==> flow/design.v <==
module PE (
    input              clk,
    input              CIM_en,
    input              STDW,  
    input              STDR,  
    input        [5:0] STD_A,  
    input        [3:0] weight_in,  
    input      [255:0] act_in,  
    output reg   [3:0] weight_out,  
    output reg  [13:0] PSUM  
);
reg  [255:0] weight;  
integer i;
always @(posedge clk) begin
    for (i = 0; i < 64; i = i+1) begin
        if (STDW && STD_A == i) begin  
            weight[4*i+3 -: 4] <= weight_in;
        end
    end
end
always@(*) begin
    weight_out = 4'b0;
    PSUM = 14'b0;
    if (STDW) begin  
    end
    else if (STDR) begin  
        weight_out = weight[4*STD_A+3 -: 4];
    end
    else begin  
        if (CIM_en) begin
            for (i = 0; i < 64; i = i+1) begin
                PSUM = PSUM + weight[4*i+3 -: 4] * act_in[4*i+3 -: 4];  
            end
        end
    end
end
endmodule
# From RTL to reports: PE
# The steps from the RTL of PE to its reports follow in flow order.
# Lines are those of the file above, counted from 1.
# Library cell names are shortened.
# Not given: --
# inputs
design	PE
clock	clk
library	sky130hd
lib_corner	tt_025C_1v80

# Word-level counts
# Counts by Yosys on the flattened word-level netlist (proc, flatten, opt, wreduce; memories kept). Register bits leave out memories and registers merged into their read ports (data or address); mux counts leave out enables and synchronous resets folded into registers. Print and check cells are left out. Cells with the same type and inputs are merged into one.
# bits
register_bits	256
inputBits	270
output_inout_bits	18
word_cells	328
# classes
addsub	66
n_mul	64
eq_ne	63
n_shift	1
muxes	5
reduce_and_logical	65
# ops
operator	count
multiplier 4 x 4 -> 8 bit	64
adder 14 x 8 -> 14 bit	57
indexed select 256 x 11 -> 4 bit	1
== test 6 bit with constant B	32
== test 6 x 5 -> 1 bit with constant B	16
logical AND 1 bit	64
== test 6 x 4 -> 1 bit with constant B	8
two-way mux 14 bit	3
== test 6 x 3 -> 1 bit with constant B	4
adder 13 x 8 -> 14 bit	1
adder 12 x 8 -> 13 bit	1
adder 11 x 8 -> 12 bit	1
== test 6 x 2 -> 1 bit with constant B	2
subtractor 10 x 3 -> 11 bit with constant B	1
adder 10 x 8 -> 11 bit	1
adder 9 x 1 -> 10 bit with constant B	1
adder 9 x 8 -> 10 bit	1
adder 8 x 2 -> 9 bit with constant B	1
adder 8 x 8 -> 9 bit	1
two-way mux 4 bit	2
== test 6 x 1 -> 1 bit with constant B	1
zero test 6 bit	1

# Longest topological paths
# Yosys ltp: most cells in a row. Word level: on the elaborated netlist, between registers, memories and ports. Mapped: between sequential cells and ports; inverters and the memories' decode and read muxes count.
# logic_depth
word_depth	67
abc_area	0
mapped_depth	31
mapped_depth_nobuf	31

# Synthesis result
# Yosys stat after the flow's synthesis: flattened, memories mapped to cells. It holds for the ABC_AREA given above (unset counts as 0); a run with the other value may have another netlist.
# Totals and module areas in this step are rounded.
# mapped
mapped_cells	4352
mapped_area_um2	47000
seqArea_um2	7700
flip_flops	256
buf_cells	33
# by_type
type	count	area_total_um2
fa_1	1002	2.01E+04
edfxtp_1	256	7.69E+03
ha_1	518	6.48E+03
and2_1	742	4.64E+03
inv_1	1196	4.49E+03
nand2_1	317	1.19E+03
mux4_2	48	1.08E+03
mux2i_1	34	340.326
nor2_1	79	296.534
a22oi_1	32	240.23
a21oi_1	19	95.091
buf_6	8	90.086
nand3_1	15	75.072
a21o_1	7	52.55
clkbuf_1	13	48.797
nor2b_1	7	43.792
xnor2_1	5	43.792
and4_1	4	35.034
# Other cell types: 20; their cells: 50.

# Worst setup path after synthesis
# Path of least setup slack by OpenSTA after synthesis, without wires, with an ideal clock, recovery checks aside; 20% of the period is set as input and as output delay. Where synthesis merged equal registers, the netlist keeps one of their names.
# synth_path
kind	in2out
start	input act_in[226]
end	output PSUM[11]
clock_period_ns	20.0
input_delay_ns	4.000
out_delay_ns	4.000
t_first_pin_ns	4.000
t_arrival_ns	12.645
t_required_ns	16.000
slack_ns	3.355
path_delay_ns	8.645
path_stages	31
n_path_buf	0
period_less_setup_slack_ns	16.645
# "path_delay_ns" = arrival - input delay + setup time.
# A path that ends at an output port has no setup time.
# "path_stages": output pins that drive a net of the path, with the launching flip-flop's if there is one; two outputs of one cell count as two.
# "period_less_setup_slack_ns" = period - worst setup slack (recovery checks aside). The figure is calculated, with input and output delays left at 20% of the set period.
# The rows between start and end are the longest chain of elaborated cells between them; the timing report does not say that the signal goes this way. Where chains are equally long, one stands for them.
# A line is the first line of the expression or statement that the cell stems from. Yosys adds cells for indexed reads and writes and turns some case tables into memories.
# synth_between
cell_sequence	and2_1 > fa_1 > inv_1 > fa_1 > inv_1 > fa_1 > inv_1 > fa_1 > inv_1 > fa_1 > fa_1 > inv_1 > fa_1 > inv_1 > fa_1 > fa_1 > inv_1 > fa_1 > inv_1 > fa_1 > inv_1 > fa_1 > inv_1 > fa_1 > ha_1 > fa_1 > a21o_1 > a21o_1 > a311oi_1 > nor3_1 > nor3b_1
elab_chain_len	12
cells_between	12
cone_lines	4
cone_classes	8 x add/sub; 1 x mul; 3 x mux
# synth_lines
element	line_no	rtl
start: declaration	8	input      [255:0] act_in,
multiplier 4 x 4 -> 8 bit	32	PSUM = PSUM + weight[4*i+3 -: 4] * act_in[4*i+3 -: 4];
adder 14 x 8 -> 14 bit (8 in a row)	32
two-way mux 14 bit	30	if (CIM_en) begin
two-way mux 14 bit	26	else if (STDR) begin
two-way mux 14 bit	24	if (STDW) begin
end: declaration	10	output reg  [13:0] PSUM

# Worst path after layout
# From the final timing report of entry A: the path of least setup slack in the routed layout; clock arrival at registers is part of the times.
# layout_path
kind	in2out
start	input act_in[36]
end	output PSUM[11]
clock_period_ns	20.0
input_delay_ns	4.00
out_delay_ns	4.00
t_first_pin_ns	4.00
t_arrival_ns	14.47
t_required_ns	16.00
slack_ns	1.53
path_stages	31
n_path_buf	2
# The rows between start and end are the longest chain of elaborated cells between them; the timing report does not say that the signal goes this way. Where chains are equally long, one stands for them.
# layout_between
cell_sequence	clkdlybuf4s50_1 > and2_1 > fa_1 > fa_1 > fa_1 > inv_1 > fa_1 > inv_1 > fa_1 > fa_1 > inv_1 > fa_1 > inv_1 > fa_1 > inv_1 > fa_1 > inv_1 > fa_1 > fa_1 > inv_1 > fa_1 > inv_1 > fa_1 > ha_1 > fa_1 > a21o_1 > a21o_1 > a311oi_1 > nor3_1 > nor3b_1 > clkdlybuf4s50_1
elab_chain_len	59
cells_between	59
cone_lines	4
cone_classes	55 x add/sub; 1 x mul; 3 x mux
# layout_lines
element	line_no	rtl
start: declaration	8	input      [255:0] act_in,
multiplier 4 x 4 -> 8 bit	32	PSUM = PSUM + weight[4*i+3 -: 4] * act_in[4*i+3 -: 4];
adder 14 x 8 -> 14 bit (55 in a row)	32
two-way mux 14 bit	30	if (CIM_en) begin
two-way mux 14 bit	26	else if (STDR) begin
two-way mux 14 bit	24	if (STDW) begin
end: declaration	10	output reg  [13:0] PSUM

# Measured results for PE: 5 stored runs of the Yosys and OpenROAD flow on sky130hd. The settings differ; the order carries no meaning. The constraints put input and output delay at 20% of the set period each and load the outputs with 0.01 pF.
# "timing.achieved_period_ns" = clock period - worst setup slack. The figure is calculated, with input and output delays left at 20% of the set period.
# "worst_path_time_ns" means the part of the period allowed to the worst setup path (the constraints hold back 20% at inputs and 20% at outputs) less its slack; where the path has registers, the arrival times of their clocks count too.
# Values from the reports are rounded here.
# Among the settings, n/a means not set for that run.
# Among the results, n/a means that no value is shown for the run.
stored run	SLEW_MARGIN	TNS_END_PERCENT	period_ns	CAP_MARGIN	CORE_MARGIN	CORE_UTILIZATION	ABC_AREA	CELL_PAD_IN_SITES_DETAIL_PLACEMENT	CELL_PAD_IN_SITES_GLOBAL_PLACEMENT	CORE_ASPECT_RATIO	CTS_CLUSTER_DIAMETER	GPL_ROUTABILITY_DRIVEN	GPL_TIMING_DRIVEN	MAX_ROUTING_LAYER	MIN_ROUTING_LAYER	PLACE_DENSITY_LB_ADDON	timing.setup.tns_ns	timing.achieved_period_ns	holdWs_ns	setup_worst_slack_ns	util_pct	post_synth_area_um2	finish.stdcell_area_um2	final_die_area_um2	worst_path_time_ns	critical_path_kind
entry A	15	5	20.0	20	2	40	n/a	n/a	n/a	n/a	n/a	n/a	n/a	n/a	n/a	n/a	0.000	18.470	4.1	1.5	45	47000	53000	120000	10.47	in2out
entry B	0	15	32.0	20	9	16	1	1	1	1.57	285	1	1	met5	met2	0.25	0.000	24.017	6.4	8.0	19	49000	58000	330000	11.22	in2out
entry C	20	n/a	16.4	20	7	72	n/a	n/a	3	n/a	n/a	1	0	met4	n/a	0.04	n/a	n/a	n/a	n/a	n/a	n/a	n/a	n/a	n/a	n/a
entry D	0	45	31.1	20	2	16	1	2	1	1.57	285	1	n/a	met4	met2	0.25	0.000	23.537	6.3	7.6	19	49000	58000	310000	11.10	in2out
entry E	0	45	31.1	20	9	16	1	2	1	1.57	285	1	n/a	met4	n/a	0.21	0.000	23.089	5.9	8.0	19	49000	58000	330000	10.65	in2out
# Entry C: unfinished; error FLW-0024 in placement
